==> flow/design.v <==
`timescale 1ns/10ps
module IOTDF( clk, rst, in_en, iot_in, fn_sel, busy, valid, iot_out);
input          clk;
input          rst;
input          in_en;
input  [7:0]   iot_in;
input  [2:0]   fn_sel;
output         busy;
output         valid;
output [127:0] iot_out;
localparam ENCRYPT = 1, DECRYPT = 2, CRC_GEN = 3, TOP2MAX = 4, LAST2MIN = 5;
localparam FUNC_LEFT_1 = 0, FUNC_LEFT_2 = 1, FUNC_RIGHT_1 = 2, FUNC_RIGHT_2 = 3, FUNC_KEEP = 4;
reg [3:0]cnt_read_r, cnt_read_w;  
reg [2:0]cnt_round_r, cnt_round_w;  
reg [1:0]start_output_flag_r, start_output_flag_w;  
reg [2:0] fn_sel_r;
wire [2:0]fn_sel_w = fn_sel;
reg [127:0]iot_in_r, iot_in_w;
reg valid_r;
reg [127:0]iot_out1_r, iot_out1_w;
reg [127:0]iot_out2_r, iot_out2_w;
wire [63:0]IP_out;
wire [31:0]IP_out_L, IP_out_R;
wire [63:0]FP_in, FP_out;
wire [31:0]XOR_out, XOR_in1, XOR_in2;
reg [31:0]MUX_out1_63_32, MUX_out1_31_0;
wire [63:0]MUX_out1_127_64;
wire [55:0]MUX_sub_key_gen_in;
reg [2:0]sub_key_gen_func;
wire [55:0]PC1_out;
wire [47:0]KEY;
wire [55:0]KEY_before_PC2_w, KEY_before_PC2_r;  
wire [2:0]CRC_remainder;
reg [10:0]crc_dividend_in;
reg [127:0]crc_iot_out1_w;
reg Is_in_biggerthan_out1_r, Is_in_biggerthan_out1_w;  
reg Is_in_biggerthan_out2_r, Is_in_biggerthan_out2_w;  
wire Is_in_biggerthan_out1_8b, Is_in_biggerthan_out2_8b;  
wire Is_in_equal_out1_8b, Is_in_equal_out2_8b;  
reg [7:0]cmp_in_in, cmp_in_out1, cmp_in_out2;  
assign busy = 0;
assign valid = valid_r; 
assign iot_out = ((fn_sel_r==TOP2MAX || fn_sel_r==LAST2MIN) && cnt_read_r==1)? iot_out1_r:iot_out2_r;  
always@(*)begin
	cnt_read_w = (in_en)?cnt_read_r + 1'b1:cnt_read_r;
end
always@(posedge clk or posedge rst)begin
	if(rst) cnt_read_r <= 0;
	else cnt_read_r <= cnt_read_w;
end
always@(*)begin
	cnt_round_w = (cnt_read_r==15)? cnt_round_r + 1'b1:cnt_round_r;
end
always@(posedge clk or posedge rst)begin
	if(rst) cnt_round_r <= 0;
	else cnt_round_r <= cnt_round_w;
end
always@(*)begin
	if(start_output_flag_r==0 && cnt_read_r==15)start_output_flag_w = 1;
	else if(start_output_flag_r==1 && cnt_read_r==15)start_output_flag_w = 2;
	else start_output_flag_w = start_output_flag_r;
end
always@(posedge clk or posedge rst)begin
	if(rst) start_output_flag_r <= 0;
	else start_output_flag_r <= start_output_flag_w;
end
always@(posedge clk)begin  
	if(rst)begin end
	else fn_sel_r <= fn_sel_w;
end
always@(posedge clk or posedge rst)begin
	if(rst) valid_r <= 1'b0;
	else if((fn_sel_r==TOP2MAX || fn_sel_r==LAST2MIN))begin
		valid_r <= ((cnt_read_r==0 || cnt_read_r==1) && cnt_round_r==0 && start_output_flag_r == 2);
	end
	else begin
		valid_r <= (cnt_read_r==0 && start_output_flag_r == 2);
	end 
end
always@(posedge clk)begin
	if(rst)begin end
	else iot_in_r <= iot_in_w;
end
always@(*)begin
	iot_out1_w = iot_out1_r;
	if(fn_sel_r==ENCRYPT || fn_sel_r==DECRYPT)begin
		iot_out1_w[63:0] = {MUX_out1_63_32, MUX_out1_31_0};
		iot_out1_w[119:64] = KEY_before_PC2_w;
	end
	else if(fn_sel_r==CRC_GEN)begin
		if(cnt_read_r==0)iot_out1_w = iot_in_r;
		else iot_out1_w = crc_iot_out1_w;
	end
	else begin  
		if(cnt_round_r==1 && cnt_read_r==0)begin  
			iot_out1_w = iot_in_r; 
		end
		else if(cnt_read_r==0)begin  
			if((fn_sel_r==TOP2MAX  &&   Is_in_biggerthan_out1_w &&  Is_in_biggerthan_out2_w)||
			   (fn_sel_r==LAST2MIN && (!Is_in_biggerthan_out1_w)&&(!Is_in_biggerthan_out2_w))) iot_out1_w = iot_in_r;
		end
	end
end
always@(posedge clk)begin
	if(rst)begin end
	else iot_out1_r <= iot_out1_w;
end
always@(*)begin
	iot_out2_w = iot_out2_r;
	if(fn_sel_r==ENCRYPT || fn_sel_r==DECRYPT)begin
		if(cnt_read_r==0)iot_out2_w[63:0] = FP_out;  
		if(cnt_read_r==1)iot_out2_w[127:64] = iot_in_r[127:64];  
	end
	else if(fn_sel_r==CRC_GEN)begin
		if(cnt_read_r==0)iot_out2_w = CRC_remainder; 
	end
	else begin  
		if(cnt_round_r==1 && cnt_read_r==0)begin  
			iot_out2_w = (fn_sel_r==TOP2MAX)? 0:{128{1'b1}};  
		end
		else if(cnt_read_r==0)begin  
			if(fn_sel_r==TOP2MAX && Is_in_biggerthan_out2_w)begin
				if(Is_in_biggerthan_out1_w) iot_out2_w = iot_out1_r;
				else iot_out2_w = iot_in_r;
			end
			if(fn_sel_r==LAST2MIN && !Is_in_biggerthan_out2_w)begin
				if(!Is_in_biggerthan_out1_w) iot_out2_w = iot_out1_r;
				else iot_out2_w = iot_in_r;
			end
		end
	end
end
always@(posedge clk)begin
	if(rst)begin end
	else iot_out2_r <= iot_out2_w;
end
assign IP_out = {iot_in_r[ 6],iot_in_r[14],iot_in_r[22],iot_in_r[30]
			    ,iot_in_r[38],iot_in_r[46],iot_in_r[54],iot_in_r[62]
			    ,iot_in_r[ 4],iot_in_r[12],iot_in_r[20],iot_in_r[28]
			    ,iot_in_r[36],iot_in_r[44],iot_in_r[52],iot_in_r[60]
			    ,iot_in_r[ 2],iot_in_r[10],iot_in_r[18],iot_in_r[26]
			    ,iot_in_r[34],iot_in_r[42],iot_in_r[50],iot_in_r[58]
			    ,iot_in_r[ 0],iot_in_r[ 8],iot_in_r[16],iot_in_r[24]
			    ,iot_in_r[32],iot_in_r[40],iot_in_r[48],iot_in_r[56]
			    ,iot_in_r[ 7],iot_in_r[15],iot_in_r[23],iot_in_r[31]
			    ,iot_in_r[39],iot_in_r[47],iot_in_r[55],iot_in_r[63]
			    ,iot_in_r[ 5],iot_in_r[13],iot_in_r[21],iot_in_r[29]
			    ,iot_in_r[37],iot_in_r[45],iot_in_r[53],iot_in_r[61]
			    ,iot_in_r[ 3],iot_in_r[11],iot_in_r[19],iot_in_r[27]
			    ,iot_in_r[35],iot_in_r[43],iot_in_r[51],iot_in_r[59]
			    ,iot_in_r[ 1],iot_in_r[ 9],iot_in_r[17],iot_in_r[25]
			    ,iot_in_r[33],iot_in_r[41],iot_in_r[49],iot_in_r[57]};
assign 	{IP_out_L, IP_out_R} = IP_out;
assign FP_in = {XOR_out, iot_out1_r[31:0]};
assign FP_out = {FP_in[24],FP_in[56],FP_in[16],FP_in[48]
			    ,FP_in[ 8],FP_in[40],FP_in[ 0],FP_in[32]
			    ,FP_in[25],FP_in[57],FP_in[17],FP_in[49]
			    ,FP_in[ 9],FP_in[41],FP_in[ 1],FP_in[33]
			    ,FP_in[26],FP_in[58],FP_in[18],FP_in[50]
			    ,FP_in[10],FP_in[42],FP_in[ 2],FP_in[34]
			    ,FP_in[27],FP_in[59],FP_in[19],FP_in[51]
			    ,FP_in[11],FP_in[43],FP_in[ 3],FP_in[35]
			    ,FP_in[28],FP_in[60],FP_in[20],FP_in[52]
			    ,FP_in[12],FP_in[44],FP_in[ 4],FP_in[36]
			    ,FP_in[29],FP_in[61],FP_in[21],FP_in[53]
			    ,FP_in[13],FP_in[45],FP_in[ 5],FP_in[37]
			    ,FP_in[30],FP_in[62],FP_in[22],FP_in[54]
			    ,FP_in[14],FP_in[46],FP_in[ 6],FP_in[38]
			    ,FP_in[31],FP_in[63],FP_in[23],FP_in[55]
			    ,FP_in[15],FP_in[47],FP_in[ 7],FP_in[39]};
assign PC1_out = {iot_in_r[ 71],iot_in_r[ 79],iot_in_r[ 87],iot_in_r[95]
				 ,iot_in_r[103],iot_in_r[111],iot_in_r[119],iot_in_r[127]
				 ,iot_in_r[ 70],iot_in_r[ 78],iot_in_r[ 86],iot_in_r[94]
				 ,iot_in_r[102],iot_in_r[110],iot_in_r[118],iot_in_r[126]
				 ,iot_in_r[ 69],iot_in_r[ 77],iot_in_r[ 85],iot_in_r[93]
				 ,iot_in_r[101],iot_in_r[109],iot_in_r[117],iot_in_r[125]
				 ,iot_in_r[ 68],iot_in_r[ 76],iot_in_r[ 84],iot_in_r[92]
				 ,iot_in_r[ 65],iot_in_r[ 73],iot_in_r[ 81],iot_in_r[89]
				 ,iot_in_r[ 97],iot_in_r[105],iot_in_r[113],iot_in_r[121]
				 ,iot_in_r[ 66],iot_in_r[ 74],iot_in_r[ 82],iot_in_r[90]
				 ,iot_in_r[ 98],iot_in_r[106],iot_in_r[114],iot_in_r[122]
				 ,iot_in_r[ 67],iot_in_r[ 75],iot_in_r[ 83],iot_in_r[91]
				 ,iot_in_r[ 99],iot_in_r[107],iot_in_r[115],iot_in_r[123]
				 ,iot_in_r[100],iot_in_r[108],iot_in_r[116],iot_in_r[124]};
assign KEY_before_PC2_r = iot_out1_r[119:64];
assign KEY = {KEY_before_PC2_r[42],KEY_before_PC2_r[39],KEY_before_PC2_r[45],KEY_before_PC2_r[32]			     
			 ,KEY_before_PC2_r[55],KEY_before_PC2_r[51],KEY_before_PC2_r[53],KEY_before_PC2_r[28]			     
			 ,KEY_before_PC2_r[41],KEY_before_PC2_r[50],KEY_before_PC2_r[35],KEY_before_PC2_r[46]			     
			 ,KEY_before_PC2_r[33],KEY_before_PC2_r[37],KEY_before_PC2_r[44],KEY_before_PC2_r[52]			     
			 ,KEY_before_PC2_r[30],KEY_before_PC2_r[48],KEY_before_PC2_r[40],KEY_before_PC2_r[49]			     
			 ,KEY_before_PC2_r[29],KEY_before_PC2_r[36],KEY_before_PC2_r[43],KEY_before_PC2_r[54]			     
			 ,KEY_before_PC2_r[15],KEY_before_PC2_r[ 4],KEY_before_PC2_r[25],KEY_before_PC2_r[19]			     
			 ,KEY_before_PC2_r[ 9],KEY_before_PC2_r[ 1],KEY_before_PC2_r[26],KEY_before_PC2_r[16]			     
			 ,KEY_before_PC2_r[ 5],KEY_before_PC2_r[11],KEY_before_PC2_r[23],KEY_before_PC2_r[ 8]			     
			 ,KEY_before_PC2_r[12],KEY_before_PC2_r[ 7],KEY_before_PC2_r[17],KEY_before_PC2_r[ 0]			     
			 ,KEY_before_PC2_r[22],KEY_before_PC2_r[ 3],KEY_before_PC2_r[10],KEY_before_PC2_r[14]			
			 ,KEY_before_PC2_r[ 6],KEY_before_PC2_r[20],KEY_before_PC2_r[27],KEY_before_PC2_r[24]};
always@(*)begin
	if(fn_sel_r==1)begin  
		if(cnt_read_r==0||cnt_read_r==1||cnt_read_r==8||cnt_read_r==15) sub_key_gen_func = FUNC_LEFT_1;  
		else sub_key_gen_func = FUNC_LEFT_2;  
	end
	else begin  
		if(cnt_read_r==0||cnt_read_r==1||cnt_read_r==8||cnt_read_r==15) sub_key_gen_func = (cnt_read_r==0)? FUNC_KEEP:FUNC_RIGHT_1;  
		else sub_key_gen_func = FUNC_RIGHT_2;  
	end
end
Sub_Key Sub_Key_u(
	.sub_key_in(MUX_sub_key_gen_in),
	.func_in(sub_key_gen_func),
	.sub_key_out(KEY_before_PC2_w));	
F_Function F_Function_u(
.key_in(KEY),
.R_in(iot_out1_r[31:0]),
.F_out(XOR_in2));
assign XOR_in1 = iot_out1_r[63:32];
assign XOR_out = XOR_in1 ^ XOR_in2;
assign MUX_sub_key_gen_in = (cnt_read_r==0)? PC1_out:KEY_before_PC2_r;
always@(*)begin
	if(cnt_read_r==0)MUX_out1_63_32 = IP_out_L;
	else MUX_out1_63_32 = iot_out1_r[31:0];
end
always@(*)begin
	if(cnt_read_r==0)MUX_out1_31_0 = IP_out_R;
	else MUX_out1_31_0 = XOR_out;
end
CRC_Gen CRC_Gen_u(
.crc_dividend_in(crc_dividend_in),  
.crc_remainder_out(CRC_remainder));
always@(*)begin
	Is_in_biggerthan_out1_w = (Is_in_equal_out1_8b)? Is_in_biggerthan_out1_r:Is_in_biggerthan_out1_8b;
	Is_in_biggerthan_out2_w = (Is_in_equal_out2_8b)? Is_in_biggerthan_out2_r:Is_in_biggerthan_out2_8b;
end
always@(posedge clk)begin
	if(rst)begin end
	else begin
		Is_in_biggerthan_out1_r <= Is_in_biggerthan_out1_w;
		Is_in_biggerthan_out2_r <= Is_in_biggerthan_out2_w;
	end
end
always@(*)begin
	iot_in_w = iot_in_r;
	crc_iot_out1_w = iot_out1_r;
	case(cnt_read_r)
	1:begin
		cmp_in_in   =   iot_in_r[7:0];
		cmp_in_out1 = iot_out1_r[7:0];
		cmp_in_out2 = iot_out2_r[7:0];
		iot_in_w[15:8] = iot_in;
		crc_dividend_in = iot_out1_r[127:117];
		crc_iot_out1_w[119:117] = CRC_remainder;
	end
	2:begin
		cmp_in_in   =   iot_in_r[15:8];
		cmp_in_out1 = iot_out1_r[15:8];
		cmp_in_out2 = iot_out2_r[15:8];
		iot_in_w[23:16] = iot_in;
		crc_dividend_in = iot_out1_r[119:109];
		crc_iot_out1_w[111:109] = CRC_remainder;
	end
	3:begin
		cmp_in_in   =   iot_in_r[23:16];
		cmp_in_out1 = iot_out1_r[23:16];
		cmp_in_out2 = iot_out2_r[23:16];
		iot_in_w[31:24] = iot_in;
		crc_dividend_in = iot_out1_r[111:101];
		crc_iot_out1_w[103:101] = CRC_remainder;
	end
	4:begin
		cmp_in_in   =   iot_in_r[31:24];
		cmp_in_out1 = iot_out1_r[31:24];
		cmp_in_out2 = iot_out2_r[31:24];
		iot_in_w[39:32] = iot_in;
		crc_dividend_in = iot_out1_r[103:93];
		crc_iot_out1_w[95:93] = CRC_remainder;
	end
	5:begin
		cmp_in_in   =   iot_in_r[39:32];
		cmp_in_out1 = iot_out1_r[39:32];
		cmp_in_out2 = iot_out2_r[39:32];
		iot_in_w[47:40] = iot_in;
		crc_dividend_in = iot_out1_r[95:85];
		crc_iot_out1_w[87:85] = CRC_remainder;
	end
	6:begin
		cmp_in_in   =   iot_in_r[47:40];
		cmp_in_out1 = iot_out1_r[47:40];
		cmp_in_out2 = iot_out2_r[47:40];
		iot_in_w[55:48] = iot_in;
		crc_dividend_in = iot_out1_r[87:77];
		crc_iot_out1_w[79:77] = CRC_remainder;
	end
	7:begin
		cmp_in_in   =   iot_in_r[55:48];
		cmp_in_out1 = iot_out1_r[55:48];
		cmp_in_out2 = iot_out2_r[55:48];
		iot_in_w[63:56] = iot_in;
		crc_dividend_in = iot_out1_r[79:69];
		crc_iot_out1_w[71:69] = CRC_remainder;
	end
	8:begin
		cmp_in_in   =   iot_in_r[63:56];
		cmp_in_out1 = iot_out1_r[63:56];
		cmp_in_out2 = iot_out2_r[63:56];
		iot_in_w[71:64] = iot_in;
		crc_dividend_in = iot_out1_r[71:61];
		crc_iot_out1_w[63:61] = CRC_remainder;
	end
	9:begin
		cmp_in_in   =   iot_in_r[71:64];
		cmp_in_out1 = iot_out1_r[71:64];
		cmp_in_out2 = iot_out2_r[71:64];
		iot_in_w[79:72] = iot_in;
		crc_dividend_in = iot_out1_r[63:53];
		crc_iot_out1_w[55:53] = CRC_remainder;
	end
	10:begin
		cmp_in_in   =   iot_in_r[79:72];
		cmp_in_out1 = iot_out1_r[79:72];
		cmp_in_out2 = iot_out2_r[79:72];
		iot_in_w[87:80] = iot_in;
		crc_dividend_in = iot_out1_r[55:45];
		crc_iot_out1_w[47:45] = CRC_remainder;
	end
	11:begin
		cmp_in_in   =   iot_in_r[87:80];
		cmp_in_out1 = iot_out1_r[87:80];
		cmp_in_out2 = iot_out2_r[87:80];
		iot_in_w[95:88] = iot_in;
		crc_dividend_in = iot_out1_r[47:37];
		crc_iot_out1_w[39:37] = CRC_remainder;
	end
	12:begin
		cmp_in_in   =   iot_in_r[95:88];
		cmp_in_out1 = iot_out1_r[95:88];
		cmp_in_out2 = iot_out2_r[95:88];
		iot_in_w[103:96] = iot_in;
		crc_dividend_in = iot_out1_r[39:29];
		crc_iot_out1_w[31:29] = CRC_remainder;
	end
	13:begin
		cmp_in_in   =   iot_in_r[103:96];
		cmp_in_out1 = iot_out1_r[103:96];
		cmp_in_out2 = iot_out2_r[103:96];
		iot_in_w[111:104] = iot_in;
		crc_dividend_in = iot_out1_r[31:21];
		crc_iot_out1_w[23:21] = CRC_remainder;
	end
	14:begin
		cmp_in_in   =   iot_in_r[111:104];
		cmp_in_out1 = iot_out1_r[111:104];
		cmp_in_out2 = iot_out2_r[111:104];
		iot_in_w[119:112] = iot_in;
		crc_dividend_in = iot_out1_r[23:13];
		crc_iot_out1_w[15:13] = CRC_remainder;
	end
	15:begin
		cmp_in_in   =   iot_in_r[119:112];
		cmp_in_out1 = iot_out1_r[119:112];
		cmp_in_out2 = iot_out2_r[119:112];
		iot_in_w[127:120] = iot_in;
		crc_dividend_in = iot_out1_r[15:5];
		crc_iot_out1_w[7:5] = CRC_remainder;
	end
	0:begin
		cmp_in_in   =   iot_in_r[127:120];
		cmp_in_out1 = iot_out1_r[127:120];
		cmp_in_out2 = iot_out2_r[127:120];
		iot_in_w[7:0] = iot_in;
		crc_dividend_in = {iot_out1_r[7:0], 3'b0};
	end
	endcase
end
assign Is_in_biggerthan_out1_8b = (cmp_in_in > cmp_in_out1);
assign Is_in_biggerthan_out2_8b = (cmp_in_in > cmp_in_out2);
assign Is_in_equal_out1_8b = (cmp_in_in == cmp_in_out1);
assign Is_in_equal_out2_8b = (cmp_in_in == cmp_in_out2);
endmodule
module F_Function(
input   [47:0] key_in,
input   [31:0] R_in,
output  [31:0] F_out);
wire [47:0]expansion_out = {R_in[ 0],R_in[31],R_in[30],R_in[29]
						   ,R_in[28],R_in[27],R_in[28],R_in[27]
						   ,R_in[26],R_in[25],R_in[24],R_in[23]
						   ,R_in[24],R_in[23],R_in[22],R_in[21]
						   ,R_in[20],R_in[19],R_in[20],R_in[19]
						   ,R_in[18],R_in[17],R_in[16],R_in[15]
						   ,R_in[16],R_in[15],R_in[14],R_in[13]
						   ,R_in[12],R_in[11],R_in[12],R_in[11]
						   ,R_in[10],R_in[ 9],R_in[ 8],R_in[ 7]
						   ,R_in[ 8],R_in[ 7],R_in[ 6],R_in[ 5]
						   ,R_in[ 4],R_in[ 3],R_in[ 4],R_in[ 3]
						   ,R_in[ 2],R_in[ 1],R_in[ 0],R_in[31]};
wire [47:0]xor_out = key_in ^ expansion_out;
wire [5:0]S1_in = xor_out[47:42];
wire [5:0]S2_in = xor_out[41:36];
wire [5:0]S3_in = xor_out[35:30];
wire [5:0]S4_in = xor_out[29:24];
wire [5:0]S5_in = xor_out[23:18];
wire [5:0]S6_in = xor_out[17:12];
wire [5:0]S7_in = xor_out[11: 6];
wire [5:0]S8_in = xor_out[ 5: 0];
reg [3:0]S1_out;
reg [3:0]S2_out;
reg [3:0]S3_out;
reg [3:0]S4_out;
reg [3:0]S5_out;
reg [3:0]S6_out;
reg [3:0]S7_out;
reg [3:0]S8_out;
always@(*)begin
	case({S1_in[5], S1_in[0]})
		2'b00:begin
			case(S1_in[4:1])
				4'b0000: S1_out = 14;
				4'b0001: S1_out = 4;
				4'b0010: S1_out = 13;
				4'b0011: S1_out = 1;
				4'b0100: S1_out = 2;
				4'b0101: S1_out = 15;
				4'b0110: S1_out = 11;
				4'b0111: S1_out = 8;
				4'b1000: S1_out = 3;
				4'b1001: S1_out = 10;
				4'b1010: S1_out = 6;
				4'b1011: S1_out = 12;
				4'b1100: S1_out = 5;
				4'b1101: S1_out = 9;
				4'b1110: S1_out = 0;
				4'b1111: S1_out = 7;
			endcase
		end
		2'b01:begin
			case(S1_in[4:1])
				4'b0000: S1_out = 0;
				4'b0001: S1_out = 15;
				4'b0010: S1_out = 7;
				4'b0011: S1_out = 4;
				4'b0100: S1_out = 14;
				4'b0101: S1_out = 2;
				4'b0110: S1_out = 13;
				4'b0111: S1_out = 1;
				4'b1000: S1_out = 10;
				4'b1001: S1_out = 6;
				4'b1010: S1_out = 12;
				4'b1011: S1_out = 11;
				4'b1100: S1_out = 9;
				4'b1101: S1_out = 5;
				4'b1110: S1_out = 3;
				4'b1111: S1_out = 8;
			endcase
		end
		2'b10:begin
			case(S1_in[4:1])
				4'b0000: S1_out = 4;
				4'b0001: S1_out = 1;
				4'b0010: S1_out = 14;
				4'b0011: S1_out = 8;
				4'b0100: S1_out = 13;
				4'b0101: S1_out = 6;
				4'b0110: S1_out = 2;
				4'b0111: S1_out = 11;
				4'b1000: S1_out = 15;
				4'b1001: S1_out = 12;
				4'b1010: S1_out = 9;
				4'b1011: S1_out = 7;
				4'b1100: S1_out = 3;
				4'b1101: S1_out = 10;
				4'b1110: S1_out = 5;
				4'b1111: S1_out = 0;
			endcase
		end
		2'b11:begin
			case(S1_in[4:1])
				4'b0000: S1_out = 15;
				4'b0001: S1_out = 12;
				4'b0010: S1_out = 8;
				4'b0011: S1_out = 2;
				4'b0100: S1_out = 4;
				4'b0101: S1_out = 9;
				4'b0110: S1_out = 1;
				4'b0111: S1_out = 7;
				4'b1000: S1_out = 5;
				4'b1001: S1_out = 11;
				4'b1010: S1_out = 3;
				4'b1011: S1_out = 14;
				4'b1100: S1_out = 10;
				4'b1101: S1_out = 0;
				4'b1110: S1_out = 6;
				4'b1111: S1_out = 13;
			endcase
		end
	endcase
end
always@(*)begin
	case({S2_in[5], S2_in[0]})
		2'b00:begin
			case(S2_in[4:1])
				4'b0000: S2_out = 15;
				4'b0001: S2_out = 1;
				4'b0010: S2_out = 8;
				4'b0011: S2_out = 14;
				4'b0100: S2_out = 6;
				4'b0101: S2_out = 11;
				4'b0110: S2_out = 3;
				4'b0111: S2_out = 4;
				4'b1000: S2_out = 9;
				4'b1001: S2_out = 7;
				4'b1010: S2_out = 2;
				4'b1011: S2_out = 13;
				4'b1100: S2_out = 12;
				4'b1101: S2_out = 0;
				4'b1110: S2_out = 5;
				4'b1111: S2_out = 10;
			endcase
		end
		2'b01:begin
			case(S2_in[4:1])
				4'b0000: S2_out = 3;
				4'b0001: S2_out = 13;
				4'b0010: S2_out = 4;
				4'b0011: S2_out = 7;
				4'b0100: S2_out = 15;
				4'b0101: S2_out = 2;
				4'b0110: S2_out = 8;
				4'b0111: S2_out = 14;
				4'b1000: S2_out = 12;
				4'b1001: S2_out = 0;
				4'b1010: S2_out = 1;
				4'b1011: S2_out = 10;
				4'b1100: S2_out = 6;
				4'b1101: S2_out = 9;
				4'b1110: S2_out = 11;
				4'b1111: S2_out = 5;
			endcase
		end
		2'b10:begin
			case(S2_in[4:1])
				4'b0000: S2_out = 0;
				4'b0001: S2_out = 14;
				4'b0010: S2_out = 7;
				4'b0011: S2_out = 11;
				4'b0100: S2_out = 10;
				4'b0101: S2_out = 4;
				4'b0110: S2_out = 13;
				4'b0111: S2_out = 1;
				4'b1000: S2_out = 5;
				4'b1001: S2_out = 8;
				4'b1010: S2_out = 12;
				4'b1011: S2_out = 6;
				4'b1100: S2_out = 9;
				4'b1101: S2_out = 3;
				4'b1110: S2_out = 2;
				4'b1111: S2_out = 15;
			endcase
		end
		2'b11:begin
			case(S2_in[4:1])
				4'b0000: S2_out = 13;
				4'b0001: S2_out = 8;
				4'b0010: S2_out = 10;
				4'b0011: S2_out = 1;
				4'b0100: S2_out = 3;
				4'b0101: S2_out = 15;
				4'b0110: S2_out = 4;
				4'b0111: S2_out = 2;
				4'b1000: S2_out = 11;
				4'b1001: S2_out = 6;
				4'b1010: S2_out = 7;
				4'b1011: S2_out = 12;
				4'b1100: S2_out = 0;
				4'b1101: S2_out = 5;
				4'b1110: S2_out = 14;
				4'b1111: S2_out = 9;
			endcase
		end
	endcase
end
always@(*)begin
	case({S3_in[5], S3_in[0]})
		2'b00:begin
			case(S3_in[4:1])
				4'b0000: S3_out = 10;
				4'b0001: S3_out = 0;
				4'b0010: S3_out = 9;
				4'b0011: S3_out = 14;
				4'b0100: S3_out = 6;
				4'b0101: S3_out = 3;
				4'b0110: S3_out = 15;
				4'b0111: S3_out = 5;
				4'b1000: S3_out = 1;
				4'b1001: S3_out = 13;
				4'b1010: S3_out = 12;
				4'b1011: S3_out = 7;
				4'b1100: S3_out = 11;
				4'b1101: S3_out = 4;
				4'b1110: S3_out = 2;
				4'b1111: S3_out = 8;
			endcase
		end
		2'b01:begin
			case(S3_in[4:1])
				4'b0000: S3_out = 13;
				4'b0001: S3_out = 7;
				4'b0010: S3_out = 0;
				4'b0011: S3_out = 9;
				4'b0100: S3_out = 3;
				4'b0101: S3_out = 4;
				4'b0110: S3_out = 6;
				4'b0111: S3_out = 10;
				4'b1000: S3_out = 2;
				4'b1001: S3_out = 8;
				4'b1010: S3_out = 5;
				4'b1011: S3_out = 14;
				4'b1100: S3_out = 12;
				4'b1101: S3_out = 11;
				4'b1110: S3_out = 15;
				4'b1111: S3_out = 1;
			endcase
		end
		2'b10:begin
			case(S3_in[4:1])
				4'b0000: S3_out = 13;
				4'b0001: S3_out = 6;
				4'b0010: S3_out = 4;
				4'b0011: S3_out = 9;
				4'b0100: S3_out = 8;
				4'b0101: S3_out = 15;
				4'b0110: S3_out = 3;
				4'b0111: S3_out = 0;
				4'b1000: S3_out = 11;
				4'b1001: S3_out = 1;
				4'b1010: S3_out = 2;
				4'b1011: S3_out = 12;
				4'b1100: S3_out = 5;
				4'b1101: S3_out = 10;
				4'b1110: S3_out = 14;
				4'b1111: S3_out = 7;
			endcase
		end
		2'b11:begin
			case(S3_in[4:1])
				4'b0000: S3_out = 1;
				4'b0001: S3_out = 10;
				4'b0010: S3_out = 13;
				4'b0011: S3_out = 0;
				4'b0100: S3_out = 6;
				4'b0101: S3_out = 9;
				4'b0110: S3_out = 8;
				4'b0111: S3_out = 7;
				4'b1000: S3_out = 4;
				4'b1001: S3_out = 15;
				4'b1010: S3_out = 14;
				4'b1011: S3_out = 3;
				4'b1100: S3_out = 11;
				4'b1101: S3_out = 5;
				4'b1110: S3_out = 2;
				4'b1111: S3_out = 12;
			endcase
		end
	endcase
end
always@(*)begin
	case({S4_in[5], S4_in[0]})
		2'b00:begin
			case(S4_in[4:1])
				4'b0000: S4_out = 7;
				4'b0001: S4_out = 13;
				4'b0010: S4_out = 14;
				4'b0011: S4_out = 3;
				4'b0100: S4_out = 0;
				4'b0101: S4_out = 6;
				4'b0110: S4_out = 9;
				4'b0111: S4_out = 10;
				4'b1000: S4_out = 1;
				4'b1001: S4_out = 2;
				4'b1010: S4_out = 8;
				4'b1011: S4_out = 5;
				4'b1100: S4_out = 11;
				4'b1101: S4_out = 12;
				4'b1110: S4_out = 4;
				4'b1111: S4_out = 15;
			endcase
		end
		2'b01:begin
			case(S4_in[4:1])
				4'b0000: S4_out = 13;
				4'b0001: S4_out = 8;
				4'b0010: S4_out = 11;
				4'b0011: S4_out = 5;
				4'b0100: S4_out = 6;
				4'b0101: S4_out = 15;
				4'b0110: S4_out = 0;
				4'b0111: S4_out = 3;
				4'b1000: S4_out = 4;
				4'b1001: S4_out = 7;
				4'b1010: S4_out = 2;
				4'b1011: S4_out = 12;
				4'b1100: S4_out = 1;
				4'b1101: S4_out = 10;
				4'b1110: S4_out = 14;
				4'b1111: S4_out = 9;
			endcase
		end
		2'b10:begin
			case(S4_in[4:1])
				4'b0000: S4_out = 10;
				4'b0001: S4_out = 6;
				4'b0010: S4_out = 9;
				4'b0011: S4_out = 0;
				4'b0100: S4_out = 12;
				4'b0101: S4_out = 11;
				4'b0110: S4_out = 7;
				4'b0111: S4_out = 13;
				4'b1000: S4_out = 15;
				4'b1001: S4_out = 1;
				4'b1010: S4_out = 3;
				4'b1011: S4_out = 14;
				4'b1100: S4_out = 5;
				4'b1101: S4_out = 2;
				4'b1110: S4_out = 8;
				4'b1111: S4_out = 4;
			endcase
		end
		2'b11:begin
			case(S4_in[4:1])
				4'b0000: S4_out = 3;
				4'b0001: S4_out = 15;
				4'b0010: S4_out = 0;
				4'b0011: S4_out = 6;
				4'b0100: S4_out = 10;
				4'b0101: S4_out = 1;
				4'b0110: S4_out = 13;
				4'b0111: S4_out = 8;
				4'b1000: S4_out = 9;
				4'b1001: S4_out = 4;
				4'b1010: S4_out = 5;
				4'b1011: S4_out = 11;
				4'b1100: S4_out = 12;
				4'b1101: S4_out = 7;
				4'b1110: S4_out = 2;
				4'b1111: S4_out = 14;
			endcase
		end
	endcase
end
always@(*)begin
	case({S5_in[5], S5_in[0]})
		2'b00:begin
			case(S5_in[4:1])
				4'b0000: S5_out = 2;
				4'b0001: S5_out = 12;
				4'b0010: S5_out = 4;
				4'b0011: S5_out = 1;
				4'b0100: S5_out = 7;
				4'b0101: S5_out = 10;
				4'b0110: S5_out = 11;
				4'b0111: S5_out = 6;
				4'b1000: S5_out = 8;
				4'b1001: S5_out = 5;
				4'b1010: S5_out = 3;
				4'b1011: S5_out = 15;
				4'b1100: S5_out = 13;
				4'b1101: S5_out = 0;
				4'b1110: S5_out = 14;
				4'b1111: S5_out = 9;
			endcase
		end
		2'b01:begin
			case(S5_in[4:1])
				4'b0000: S5_out = 14;
				4'b0001: S5_out = 11;
				4'b0010: S5_out = 2;
				4'b0011: S5_out = 12;
				4'b0100: S5_out = 4;
				4'b0101: S5_out = 7;
				4'b0110: S5_out = 13;
				4'b0111: S5_out = 1;
				4'b1000: S5_out = 5;
				4'b1001: S5_out = 0;
				4'b1010: S5_out = 15;
				4'b1011: S5_out = 10;
				4'b1100: S5_out = 3;
				4'b1101: S5_out = 9;
				4'b1110: S5_out = 8;
				4'b1111: S5_out = 6;
			endcase
		end
		2'b10:begin
			case(S5_in[4:1])
				4'b0000: S5_out = 4;
				4'b0001: S5_out = 2;
				4'b0010: S5_out = 1;
				4'b0011: S5_out = 11;
				4'b0100: S5_out = 10;
				4'b0101: S5_out = 13;
				4'b0110: S5_out = 7;
				4'b0111: S5_out = 8;
				4'b1000: S5_out = 15;
				4'b1001: S5_out = 9;
				4'b1010: S5_out = 12;
				4'b1011: S5_out = 5;
				4'b1100: S5_out = 6;
				4'b1101: S5_out = 3;
				4'b1110: S5_out = 0;
				4'b1111: S5_out = 14;
			endcase
		end
		2'b11:begin
			case(S5_in[4:1])
				4'b0000: S5_out = 11;
				4'b0001: S5_out = 8;
				4'b0010: S5_out = 12;
				4'b0011: S5_out = 7;
				4'b0100: S5_out = 1;
				4'b0101: S5_out = 14;
				4'b0110: S5_out = 2;
				4'b0111: S5_out = 13;
				4'b1000: S5_out = 6;
				4'b1001: S5_out = 15;
				4'b1010: S5_out = 0;
				4'b1011: S5_out = 9;
				4'b1100: S5_out = 10;
				4'b1101: S5_out = 4;
				4'b1110: S5_out = 5;
				4'b1111: S5_out = 3;
			endcase
		end
	endcase
end
always@(*)begin
	case({S6_in[5], S6_in[0]})
		2'b00:begin
			case(S6_in[4:1])
				4'b0000: S6_out = 12;
				4'b0001: S6_out = 1;
				4'b0010: S6_out = 10;
				4'b0011: S6_out = 15;
				4'b0100: S6_out = 9;
				4'b0101: S6_out = 2;
				4'b0110: S6_out = 6;
				4'b0111: S6_out = 8;
				4'b1000: S6_out = 0;
				4'b1001: S6_out = 13;
				4'b1010: S6_out = 3;
				4'b1011: S6_out = 4;
				4'b1100: S6_out = 14;
				4'b1101: S6_out = 7;
				4'b1110: S6_out = 5;
				4'b1111: S6_out = 11;
			endcase
		end
		2'b01:begin
			case(S6_in[4:1])
				4'b0000: S6_out = 10;
				4'b0001: S6_out = 15;
				4'b0010: S6_out = 4;
				4'b0011: S6_out = 2;
				4'b0100: S6_out = 7;
				4'b0101: S6_out = 12;
				4'b0110: S6_out = 9;
				4'b0111: S6_out = 5;
				4'b1000: S6_out = 6;
				4'b1001: S6_out = 1;
				4'b1010: S6_out = 13;
				4'b1011: S6_out = 14;
				4'b1100: S6_out = 0;
				4'b1101: S6_out = 11;
				4'b1110: S6_out = 3;
				4'b1111: S6_out = 8;
			endcase
		end
		2'b10:begin
			case(S6_in[4:1])
				4'b0000: S6_out = 9;
				4'b0001: S6_out = 14;
				4'b0010: S6_out = 15;
				4'b0011: S6_out = 5;
				4'b0100: S6_out = 2;
				4'b0101: S6_out = 8;
				4'b0110: S6_out = 12;
				4'b0111: S6_out = 3;
				4'b1000: S6_out = 7;
				4'b1001: S6_out = 0;
				4'b1010: S6_out = 4;
				4'b1011: S6_out = 10;
				4'b1100: S6_out = 1;
				4'b1101: S6_out = 13;
				4'b1110: S6_out = 11;
				4'b1111: S6_out = 6;
			endcase
		end
		2'b11:begin
			case(S6_in[4:1])
				4'b0000: S6_out = 4;
				4'b0001: S6_out = 3;
				4'b0010: S6_out = 2;
				4'b0011: S6_out = 12;
				4'b0100: S6_out = 9;
				4'b0101: S6_out = 5;
				4'b0110: S6_out = 15;
				4'b0111: S6_out = 10;
				4'b1000: S6_out = 11;
				4'b1001: S6_out = 14;
				4'b1010: S6_out = 1;
				4'b1011: S6_out = 7;
				4'b1100: S6_out = 6;
				4'b1101: S6_out = 0;
				4'b1110: S6_out = 8;
				4'b1111: S6_out = 13;
			endcase
		end
	endcase
end
always@(*)begin
	case({S7_in[5], S7_in[0]})
		2'b00:begin
			case(S7_in[4:1])
				4'b0000: S7_out = 4;
				4'b0001: S7_out = 11;
				4'b0010: S7_out = 2;
				4'b0011: S7_out = 14;
				4'b0100: S7_out = 15;
				4'b0101: S7_out = 0;
				4'b0110: S7_out = 8;
				4'b0111: S7_out = 13;
				4'b1000: S7_out = 3;
				4'b1001: S7_out = 12;
				4'b1010: S7_out = 9;
				4'b1011: S7_out = 7;
				4'b1100: S7_out = 5;
				4'b1101: S7_out = 10;
				4'b1110: S7_out = 6;
				4'b1111: S7_out = 1;
			endcase
		end
		2'b01:begin
			case(S7_in[4:1])
				4'b0000: S7_out = 13;
				4'b0001: S7_out = 0;
				4'b0010: S7_out = 11;
				4'b0011: S7_out = 7;
				4'b0100: S7_out = 4;
				4'b0101: S7_out = 9;
				4'b0110: S7_out = 1;
				4'b0111: S7_out = 10;
				4'b1000: S7_out = 14;
				4'b1001: S7_out = 3;
				4'b1010: S7_out = 5;
				4'b1011: S7_out = 12;
				4'b1100: S7_out = 2;
				4'b1101: S7_out = 15;
				4'b1110: S7_out = 8;
				4'b1111: S7_out = 6;
			endcase
		end
		2'b10:begin
			case(S7_in[4:1])
				4'b0000: S7_out = 1;
				4'b0001: S7_out = 4;
				4'b0010: S7_out = 11;
				4'b0011: S7_out = 13;
				4'b0100: S7_out = 12;
				4'b0101: S7_out = 3;
				4'b0110: S7_out = 7;
				4'b0111: S7_out = 14;
				4'b1000: S7_out = 10;
				4'b1001: S7_out = 15;
				4'b1010: S7_out = 6;
				4'b1011: S7_out = 8;
				4'b1100: S7_out = 0;
				4'b1101: S7_out = 5;
				4'b1110: S7_out = 9;
				4'b1111: S7_out = 2;
			endcase
		end
		2'b11:begin
			case(S7_in[4:1])
				4'b0000: S7_out = 6;
				4'b0001: S7_out = 11;
				4'b0010: S7_out = 13;
				4'b0011: S7_out = 8;
				4'b0100: S7_out = 1;
				4'b0101: S7_out = 4;
				4'b0110: S7_out = 10;
				4'b0111: S7_out = 7;
				4'b1000: S7_out = 9;
				4'b1001: S7_out = 5;
				4'b1010: S7_out = 0;
				4'b1011: S7_out = 15;
				4'b1100: S7_out = 14;
				4'b1101: S7_out = 2;
				4'b1110: S7_out = 3;
				4'b1111: S7_out = 12;
			endcase
		end
	endcase
end
always@(*)begin
	case({S8_in[5], S8_in[0]})
		2'b00:begin
			case(S8_in[4:1])
				4'b0000: S8_out = 13;
				4'b0001: S8_out = 2;
				4'b0010: S8_out = 8;
				4'b0011: S8_out = 4;
				4'b0100: S8_out = 6;
				4'b0101: S8_out = 15;
				4'b0110: S8_out = 11;
				4'b0111: S8_out = 1;
				4'b1000: S8_out = 10;
				4'b1001: S8_out = 9;
				4'b1010: S8_out = 3;
				4'b1011: S8_out = 14;
				4'b1100: S8_out = 5;
				4'b1101: S8_out = 0;
				4'b1110: S8_out = 12;
				4'b1111: S8_out = 7;
			endcase
		end
		2'b01:begin
			case(S8_in[4:1])
				4'b0000: S8_out = 1;
				4'b0001: S8_out = 15;
				4'b0010: S8_out = 13;
				4'b0011: S8_out = 8;
				4'b0100: S8_out = 10;
				4'b0101: S8_out = 3;
				4'b0110: S8_out = 7;
				4'b0111: S8_out = 4;
				4'b1000: S8_out = 12;
				4'b1001: S8_out = 5;
				4'b1010: S8_out = 6;
				4'b1011: S8_out = 11;
				4'b1100: S8_out = 0;
				4'b1101: S8_out = 14;
				4'b1110: S8_out = 9;
				4'b1111: S8_out = 2;
			endcase
		end
		2'b10:begin
			case(S8_in[4:1])
				4'b0000: S8_out = 7;
				4'b0001: S8_out = 11;
				4'b0010: S8_out = 4;
				4'b0011: S8_out = 1;
				4'b0100: S8_out = 9;
				4'b0101: S8_out = 12;
				4'b0110: S8_out = 14;
				4'b0111: S8_out = 2;
				4'b1000: S8_out = 0;
				4'b1001: S8_out = 6;
				4'b1010: S8_out = 10;
				4'b1011: S8_out = 13;
				4'b1100: S8_out = 15;
				4'b1101: S8_out = 3;
				4'b1110: S8_out = 5;
				4'b1111: S8_out = 8;
			endcase
		end
		2'b11:begin
			case(S8_in[4:1])
				4'b0000: S8_out = 2;
				4'b0001: S8_out = 1;
				4'b0010: S8_out = 14;
				4'b0011: S8_out = 7;
				4'b0100: S8_out = 4;
				4'b0101: S8_out = 10;
				4'b0110: S8_out = 8;
				4'b0111: S8_out = 13;
				4'b1000: S8_out = 15;
				4'b1001: S8_out = 12;
				4'b1010: S8_out = 9;
				4'b1011: S8_out = 0;
				4'b1100: S8_out = 3;
				4'b1101: S8_out = 5;
				4'b1110: S8_out = 6;
				4'b1111: S8_out = 11;
			endcase
		end
	endcase
end
wire [31:0]P_in = {S1_out,S2_out,S3_out,S4_out,S5_out,S6_out,S7_out,S8_out};
assign F_out = {P_in[16],P_in[25],P_in[12],P_in[11]
			   ,P_in[ 3],P_in[20],P_in[ 4],P_in[15]
			   ,P_in[31],P_in[17],P_in[ 9],P_in[ 6]
			   ,P_in[27],P_in[14],P_in[ 1],P_in[22]
			   ,P_in[30],P_in[24],P_in[ 8],P_in[18]
			   ,P_in[ 0],P_in[ 5],P_in[29],P_in[23]
			   ,P_in[13],P_in[19],P_in[ 2],P_in[26]
			   ,P_in[10],P_in[21],P_in[28],P_in[ 7]};
endmodule
module Sub_Key(
input   [55:0] sub_key_in,
input   [2:0] func_in,
output  reg[55:0] sub_key_out);
localparam FUNC_LEFT_1 = 0, FUNC_LEFT_2 = 1, FUNC_RIGHT_1 = 2, FUNC_RIGHT_2 = 3, FUNC_KEEP = 4;
wire [27:0]sub_key_in_msb = sub_key_in[55:28];
wire [27:0]sub_key_in_lsb = sub_key_in[27:0];
wire [27:0]sub_key_in_msb_left_1 = {sub_key_in_msb[26:0], sub_key_in_msb[27]};
wire [27:0]sub_key_in_lsb_left_1 = {sub_key_in_lsb[26:0], sub_key_in_lsb[27]};
wire [27:0]sub_key_in_msb_left_2 = {sub_key_in_msb[25:0], sub_key_in_msb[27:26]};
wire [27:0]sub_key_in_lsb_left_2 = {sub_key_in_lsb[25:0], sub_key_in_lsb[27:26]};
wire [27:0]sub_key_in_msb_right_1 = {sub_key_in_msb[0], sub_key_in_msb[27:1]};
wire [27:0]sub_key_in_lsb_right_1 = {sub_key_in_lsb[0], sub_key_in_lsb[27:1]};
wire [27:0]sub_key_in_msb_right_2 = {sub_key_in_msb[1:0], sub_key_in_msb[27:2]};
wire [27:0]sub_key_in_lsb_right_2 = {sub_key_in_lsb[1:0], sub_key_in_lsb[27:2]};
always@(*)begin
	case(func_in)
		FUNC_LEFT_1: sub_key_out = {sub_key_in_msb_left_1, sub_key_in_lsb_left_1};
		FUNC_LEFT_2: sub_key_out = {sub_key_in_msb_left_2, sub_key_in_lsb_left_2};
		FUNC_RIGHT_1: sub_key_out = {sub_key_in_msb_right_1, sub_key_in_lsb_right_1};
		FUNC_RIGHT_2: sub_key_out = {sub_key_in_msb_right_2, sub_key_in_lsb_right_2};
		FUNC_KEEP: sub_key_out = sub_key_in;
		default: sub_key_out = sub_key_in;
	endcase
end
endmodule
module CRC_Gen(
input   [10:0] crc_dividend_in,
output   [2:0] crc_remainder_out);
assign crc_remainder_out[2] =  crc_dividend_in[9] ^ crc_dividend_in[8] ^ crc_dividend_in[6] ^ crc_dividend_in[5] ^ crc_dividend_in[3] ^ crc_dividend_in[2];
assign crc_remainder_out[1] =  crc_dividend_in[10] ^ crc_dividend_in[9] ^ crc_dividend_in[7] ^ crc_dividend_in[6] ^ crc_dividend_in[4] ^ crc_dividend_in[3] ^ crc_dividend_in[1];
assign crc_remainder_out[0] =  crc_dividend_in[0];
endmodule
; ---- Reports on IOTDF
; Tool output for the design above before and after an edit, in the order of the flow.
; Lines under "orig" count in the file above, lines under "edited" in the edited file.
; "diff" is "edited" less "orig", of the values as shown.
; Operators carry their Yosys type and port widths (W data, S select, Z words).
; Not given: n/a
[inputs]
top = IOTDF
clock_port = clk
library = sky130hd
pvt_corner = tt_025C_1v80

; ---- Edit of the RTL
; Unified diff, file above to edited file.
; The edited RTL no longer does the same as the RTL above: the edit was made by script, with no optimisation intended.
; begin of diff
@@ -373,5 +373,5 @@
 end
 assign Is_in_biggerthan_out1_8b = (cmp_in_in > cmp_in_out1);
-assign Is_in_biggerthan_out2_8b = (cmp_in_in > cmp_in_out2);
+assign Is_in_biggerthan_out2_8b = (cmp_in_in == cmp_in_out2);
 assign Is_in_equal_out1_8b = (cmp_in_in == cmp_in_out1);
 assign Is_in_equal_out2_8b = (cmp_in_in == cmp_in_out2);
; end of diff

; ---- Word-level counts
; Source: Yosys, flattened and elaborated, memories not mapped. Widths are those after wreduce. Registers that Yosys merges into a memory's read port (data or address) are not register bits. Print and check cells do not count.
; Memory sizes are those after Yosys's memory passes, which may raise the word count (mostly to a power of two), join words into wider ones and drop unused or constant bits.
[word_totals]
columns = item, orig, edited, diff
row1 = register_bits, 399, 399, 0
row2 = rom_bits, 2048, 2048, 0
row3 = n_memories, 32, 32, 0
row4 = inputBits, 14, 14, 0
row5 = out_inout_bits, 130, 130, 0
row6 = word_cells, 363, 362, -1
[classes]
columns = item, orig, edited, diff
row1 = addsub, 2, 2, 0
row2 = cmp, 2, 1, -1
row3 = equal, 71, 71, 0
row4 = mux, 77, 77, 0
row5 = n_logic, 31, 31, 0
row6 = reduce_and_logical, 106, 106, 0
[memory_table]
columns = item, orig, edited
row1 = memory_list, 16 x 4 bit 1R0W; 16 x 4 bit 1R0W; 16 x 4 bit 1R0W; 16 x 4 bit 1R0W; 16 x 4 bit 1R0W; 16 x 4 bit 1R0W; (+26), 16 x 4 bit 1R0W; 16 x 4 bit 1R0W; 16 x 4 bit 1R0W; 16 x 4 bit 1R0W; 16 x 4 bit 1R0W; 16 x 4 bit 1R0W; (+26)
; A list marked (+n) leaves out that many cells.
[ops]
columns = cell, orig, edited, diff
row1 = $gt A8 B8 Y1, 2, 1, -1
; Unchanged operator kinds not shown: 47.

; ---- Depth
; Depth = most cells in a row (Yosys ltp): at word level without a register or memory, in the mapped netlist without a sequential cell, where the memories' decode and read muxes count.
[logic_depth]
columns = item, orig, edited, diff
row1 = word_depth, 13, 13, 0
row2 = ABC_AREA, 0, 0, n/a
row3 = mapped_depth, 24, 22, -2

; ---- After synthesis
; Yosys stat after the flow's synthesis: flattened, memories mapped to cells. It holds for the ABC_AREA given above (unset counts as 0); a run with the other value may have another netlist.
[mapped]
columns = item, orig, edited, diff
row1 = cell_count, 3366, 3495, 129
row2 = yosys_area_mm2, 0.0312087, 0.0314739, 0.0002652
row3 = seqArea_mm2, 0.0119577, 0.0119577, 0.0000000
row4 = flip_flops, 400, 400, 0
[types]
columns = type, orig, edited, diff
row1 = sky130_fd_sc_hd__a21oi_1, 234, 362, 128
row2 = sky130_fd_sc_hd__and3_1, 77, 22, -55
row3 = sky130_fd_sc_hd__mux2i_1, 44, 99, 55
row4 = sky130_fd_sc_hd__nor2_1, 176, 228, 52
row5 = sky130_fd_sc_hd__a211oi_1, 106, 55, -51
row6 = sky130_fd_sc_hd__o21ai_0, 249, 295, 46
row7 = sky130_fd_sc_hd__clkbuf_1, 301, 271, -30
row8 = sky130_fd_sc_hd__nor3_1, 46, 76, 30
row9 = sky130_fd_sc_hd__nor3b_1, 21, 4, -17
row10 = sky130_fd_sc_hd__a31oi_1, 49, 65, 16
row11 = sky130_fd_sc_hd__a22oi_1, 130, 115, -15
row12 = sky130_fd_sc_hd__a22o_1, 43, 28, -15
row13 = sky130_fd_sc_hd__mux4_2, 38, 23, -15
row14 = sky130_fd_sc_hd__nand2_1, 329, 316, -13
row15 = sky130_fd_sc_hd__inv_1, 46, 34, -12
row16 = sky130_fd_sc_hd__buf_1, 24, 36, 12
row17 = sky130_fd_sc_hd__o21ai_1, 2, 14, 12
row18 = sky130_fd_sc_hd__o31ai_1, 7, 18, 11
; Unchanged cell types not shown: 7.
; Not every row of either side is listed.
; The figures by module come from a second, unflattened synthesis with its own total; it is not the netlist above.
[unflattened]
columns = item, orig, edited, diff
row1 = hier_cells, 3453, 3496, 43
row2 = hier_area_mm2, 0.0324299, 0.0326338, 0.0002039
; Each row is one instance without its submodules.
[modules_orig]
columns = module, n_inst, n_cells, mod_area_mm2, seq_area_mm2
row1 = IOTDF, 1, 2451, 0.025039, 0.0119577
row2 = F_Function, 1, 702, 0.0051412, 0
row3 = Sub_Key, 1, 293, 0.0021483, 0
row4 = CRC_Gen, 1, 7, 0.0001013, 0
[modules_edited]
columns = module, n_inst, n_cells, mod_area_mm2, seq_area_mm2
row1 = IOTDF, 1, 2483, 0.0250077, 0.0119577
row2 = F_Function, 1, 713, 0.0053764, 0
row3 = Sub_Key, 1, 293, 0.0021483, 0
row4 = CRC_Gen, 1, 7, 0.0001013, 0

; ---- Timing after synthesis
; Path of least setup slack by OpenSTA after synthesis, without wires, with an ideal clock, recovery checks aside; 20% of the period is set as input and as output delay. Where synthesis merged equal registers, the netlist keeps one of their names.
[synth_timing]
columns = item, orig, edited, diff
row1 = path_type, register -> register, register -> register, n/a
row2 = startpoint, register cnt_read_r[0], register cnt_read_r[0], n/a
row3 = endpoint, register iot_out2_r[100], register iot_out2_r[100], n/a
row4 = tclk_ps, 6000, 6000, 0
row5 = arrival_time_ps, 8159, 7134, -1025
row6 = required_time_ps, 5435, 5435, 0
row7 = slack_ps, -2724, -1699, 1025
row8 = path_delay_ps, 8724, 7699, -1025
row9 = path_stages, 21, 15, -6
row10 = period_less_setup_slack_ps, 8724, 7699, -1025
; "path_delay_ps" = arrival - input delay + setup time.
; "path_stages" counts driving pins, that of a launching flip-flop among them; a cell with two outputs on the path counts twice.
; "period_less_setup_slack_ps" = period - worst setup slack (recovery checks aside). The figure is calculated, with input and output delays left at 20% of the set period.
; The rows between start and end are the longest chain of elaborated cells between them; the timing report does not say that the signal goes this way. Where chains are equally long, one stands for them.
; A line is the first line of the expression or statement that the cell stems from. Yosys adds cells for indexed reads and writes and turns some case tables into memories.
; orig: Only ways into the end's enable, where the timed path ends, are counted here.
[synth_between_orig]
cell_sequence = sky130_fd_sc_hd__dfrtp_1 sky130_fd_sc_hd__inv_1 sky130_fd_sc_hd__ha_1 sky130_fd_sc_hd__buf_2 sky130_fd_sc_hd__buf_2 sky130_fd_sc_hd__nor3b_1 sky130_fd_sc_hd__clkbuf_1 sky130_fd_sc_hd__buf_1 sky130_fd_sc_hd__a222oi_1 sky130_fd_sc_hd__and3_1 sky130_fd_sc_hd__a41oi_1 sky130_fd_sc_hd__ha_1 sky130_fd_sc_hd__a21o_1 sky130_fd_sc_hd__a21o_1 sky130_fd_sc_hd__a21oi_1 sky130_fd_sc_hd__a21o_1 sky130_fd_sc_hd__inv_1 sky130_fd_sc_hd__a21o_1 sky130_fd_sc_hd__a21oi_1 sky130_fd_sc_hd__nor2_1 sky130_fd_sc_hd__nor3_1
elab_chain_cells = 8
[synth_rtl_orig]
columns = item, line
row1 = start: declaration, 13  ; reg [3:0]cnt_read_r, cnt_read_w;
row2 = start: assignment, 48  ; if(rst) cnt_read_r <= 0;
row3 = start: assignment, 49  ; else cnt_read_r <= cnt_read_w;
row4 = $logic_not A4 Y1, 244  ; case(cnt_read_r)
row5 = $pmux W8 S16, 244
row6 = $gt A8 B8 Y1, 375  ; assign Is_in_biggerthan_out2_8b = (cmp_in_in > cmp_in_out2);
row7 = $mux W1, 232  ; Is_in_biggerthan_out2_w = (Is_in_equal_out2_8b)? Is_in_biggerthan_out2_r:Is_in_biggerthan_out2_8b;
row8 = $logic_not A1 Y1, 126  ; if(fn_sel_r==LAST2MIN && !Is_in_biggerthan_out2_w)begin
row9 = $logic_and A1 B1 Y1, 126
row10 = $reduce_bool A5 Y1, n/a
row11 = $reduce_and A5 Y1, n/a
row12 = end: assignment, 135  ; else iot_out2_r <= iot_out2_w;
row13 = end: declaration, 21  ; reg [127:0]iot_out2_r, iot_out2_w;
; edited: Only ways into the end's enable, where the timed path ends, are counted here.
[synth_between_edited]
cell_sequence = sky130_fd_sc_hd__dfrtp_1 sky130_fd_sc_hd__inv_1 sky130_fd_sc_hd__ha_1 sky130_fd_sc_hd__buf_2 sky130_fd_sc_hd__buf_1 sky130_fd_sc_hd__a21oi_1 sky130_fd_sc_hd__a311oi_1 sky130_fd_sc_hd__a21oi_1 sky130_fd_sc_hd__a31oi_1 sky130_fd_sc_hd__xnor2_1 sky130_fd_sc_hd__o311ai_2 sky130_fd_sc_hd__nor3_1 sky130_fd_sc_hd__a211o_1 sky130_fd_sc_hd__a31oi_1 sky130_fd_sc_hd__nor3_1
elab_chain_cells = 8
[synth_rtl_edited]
columns = item, line
row1 = start: declaration, 13  ; reg [3:0]cnt_read_r, cnt_read_w;
row2 = start: assignment, 48  ; if(rst) cnt_read_r <= 0;
row3 = start: assignment, 49  ; else cnt_read_r <= cnt_read_w;
row4 = $logic_not A4 Y1, 244  ; case(cnt_read_r)
row5 = $pmux W8 S16, 244
row6 = $eq A8 B8 Y1, 377  ; assign Is_in_equal_out2_8b = (cmp_in_in == cmp_in_out2);
row7 = $mux W1, 232  ; Is_in_biggerthan_out2_w = (Is_in_equal_out2_8b)? Is_in_biggerthan_out2_r:Is_in_biggerthan_out2_8b;
row8 = $logic_not A1 Y1, 126  ; if(fn_sel_r==LAST2MIN && !Is_in_biggerthan_out2_w)begin
row9 = $logic_and A1 B1 Y1, 126
row10 = $reduce_bool A5 Y1, n/a
row11 = $reduce_and A5 Y1, n/a
row12 = end: assignment, 135  ; else iot_out2_r <= iot_out2_w;
row13 = end: declaration, 21  ; reg [127:0]iot_out2_r, iot_out2_w;

; ---- Path in the finished layout
; From the final timing report of the runs of pair 1: the path of least setup slack in the routed layout; clock arrival at registers is part of the times.
; The report prints the path's times to 10 ps; the period is as set.
[layout_timing]
columns = item, orig, edited, diff
row1 = path_type, register -> register, register -> register, n/a
row2 = startpoint, register cnt_read_r[0], register cnt_read_r[0], n/a
row3 = endpoint, register iot_out2_r[112], register iot_out1_r[5], n/a
row4 = tclk_ps, 6000, 6000, 0
row5 = arrival_time_ps, 6110, 6230, 120
row6 = required_time_ps, 6400, 6250, -150
row7 = slack_ps, 280, 20, -260
row8 = path_stages, 21, 15, -6
; The rows between start and end are the longest chain of elaborated cells between them; the timing report does not say that the signal goes this way. Where chains are equally long, one stands for them.
; orig: Ways into the end's enable are left out, as the timed path ends at the data pin.
[layout_between_orig]
cell_sequence = sky130_fd_sc_hd__dfrtp_1 sky130_fd_sc_hd__inv_1 sky130_fd_sc_hd__ha_1 sky130_fd_sc_hd__and3_1 sky130_fd_sc_hd__buf_4 sky130_fd_sc_hd__a22oi_1 sky130_fd_sc_hd__buf_4 sky130_fd_sc_hd__nand3_1 sky130_fd_sc_hd__nor2_1 sky130_fd_sc_hd__a31oi_1 sky130_fd_sc_hd__ha_1 sky130_fd_sc_hd__o21ai_0 sky130_fd_sc_hd__a31o_2 sky130_fd_sc_hd__a21o_1 sky130_fd_sc_hd__a311o_2 sky130_fd_sc_hd__nand2_4 sky130_fd_sc_hd__buf_12 sky130_fd_sc_hd__buf_12 sky130_fd_sc_hd__buf_12 sky130_fd_sc_hd__a21oi_1 sky130_fd_sc_hd__o2bb2ai_1
elab_chain_cells = 11
[layout_rtl_orig]
columns = item, line
row1 = start: declaration, 13  ; reg [3:0]cnt_read_r, cnt_read_w;
row2 = start: assignment, 48  ; if(rst) cnt_read_r <= 0;
row3 = start: assignment, 49  ; else cnt_read_r <= cnt_read_w;
row4 = $logic_not A4 Y1, 244  ; case(cnt_read_r)
row5 = $pmux W8 S16, 244
row6 = $gt A8 B8 Y1, 374  ; assign Is_in_biggerthan_out1_8b = (cmp_in_in > cmp_in_out1);
row7 = $mux W1, 231  ; Is_in_biggerthan_out1_w = (Is_in_equal_out1_8b)? Is_in_biggerthan_out1_r:Is_in_biggerthan_out1_8b;
row8 = $mux W128, 123  ; if(Is_in_biggerthan_out1_w) iot_out2_w = iot_out1_r;
row9 = $mux W128, 122  ; if(fn_sel_r==TOP2MAX && Is_in_biggerthan_out2_w)begin
row10 = $mux W128, 126  ; if(fn_sel_r==LAST2MIN && !Is_in_biggerthan_out2_w)begin
row11 = $mux W128, 121  ; else if(cnt_read_r==0)begin
row12 = $mux W128, 118  ; if(cnt_round_r==1 && cnt_read_r==0)begin
row13 = $mux W128, 114  ; else if(fn_sel_r==CRC_GEN)begin
row14 = $mux W64, 110  ; if(fn_sel_r==ENCRYPT || fn_sel_r==DECRYPT)begin
row15 = end: assignment, 135  ; else iot_out2_r <= iot_out2_w;
row16 = end: declaration, 21  ; reg [127:0]iot_out2_r, iot_out2_w;
; edited: Only ways into the end's enable, where the timed path ends, are counted here.
[layout_between_edited]
cell_sequence = sky130_fd_sc_hd__dfrtp_1 sky130_fd_sc_hd__inv_1 sky130_fd_sc_hd__ha_2 sky130_fd_sc_hd__buf_4 sky130_fd_sc_hd__a21boi_0 sky130_fd_sc_hd__o21ai_0 sky130_fd_sc_hd__a22oi_1 sky130_fd_sc_hd__a41oi_1 sky130_fd_sc_hd__xnor2_1 sky130_fd_sc_hd__o311ai_2 sky130_fd_sc_hd__nor3_1 sky130_fd_sc_hd__mux2i_1 sky130_fd_sc_hd__a21oi_2 sky130_fd_sc_hd__buf_12 sky130_fd_sc_hd__nor3_1
[layout_rtl_edited]
columns = item, line
row1 = start: declaration, 13  ; reg [3:0]cnt_read_r, cnt_read_w;
row2 = start: assignment, 48  ; if(rst) cnt_read_r <= 0;
row3 = start: assignment, 49  ; else cnt_read_r <= cnt_read_w;
row4 = end: assignment, 106  ; else iot_out1_r <= iot_out1_w;
row5 = end: declaration, 20  ; reg [127:0]iot_out1_r, iot_out1_w;
; edited: Chain of elaborated cells between the ends: none given.

; ---- Measured runs
; Runs of the flow (Yosys, OpenROAD) on both versions; the two runs of a pair have the same settings. The constraints put input and output delay at 20% of the set period each and load the outputs with 0.01 pF.
[settings_pair_1]
CORE_UTILIZATION = 30
SETUP_SLACK_MARGIN = 0.1
period_ns = 6.0
CAP_MARGIN = 20
CORE_MARGIN = 2
SLEW_MARGIN = 20
[measured_pair_1]
columns = item, orig, edited, diff
row1 = synthArea_mm2, 0.0312087, 0.0314739, 0.0002652
row2 = final_die_area_mm2, 0.106625, 0.107518, 0.000893
row3 = stdcell_area_mm2, 0.0367227, 0.036455, -0.0002677
row4 = fin_util_pct, 35.5, 35.1, -0.4
row5 = worst_setup_slack_ps, 282, 24, -258
row6 = setup_tns_ps, 0, 0, 0
row7 = timing.hold.ws_ps, 482, 495, 13
row8 = achieved_period_ps, 5718, 5976, 258
[settings_pair_2]
ABC_AREA = 0
CAP_MARGIN = 0
CELL_PAD_IN_SITES_DETAIL_PLACEMENT = 0
CORE_ASPECT_RATIO = 1.92
CORE_UTILIZATION = 22
HOLD_SLACK_MARGIN = -0.06
MAX_ROUTING_LAYER = met4
PLACE_DENSITY_LB_ADDON = 0.19
TNS_END_PERCENT = 75
period_ns = 3.44
CORE_MARGIN = 2
SLEW_MARGIN = 20
[measured_pair_2]
columns = item, orig, edited, diff
row1 = synthArea_mm2, 0.0312087, 0.0314739, 0.0002652
row2 = final_die_area_mm2, 0.145047, 0.146268, 0.001221
row3 = stdcell_area_mm2, 0.0469776, 0.0463444, -0.0006332
row4 = fin_util_pct, 33.3, 32.6, -0.7
row5 = worst_setup_slack_ps, -1979, -1405, 574
row6 = setup_tns_ps, -842706, -670695, 172011
row7 = timing.hold.ws_ps, 487, 491, 4
row8 = achieved_period_ps, 5419, 4845, -574
; "achieved_period_ps" means the clock period less the worst setup slack. The figure is calculated, with input and output delays left at 20% of the set period.
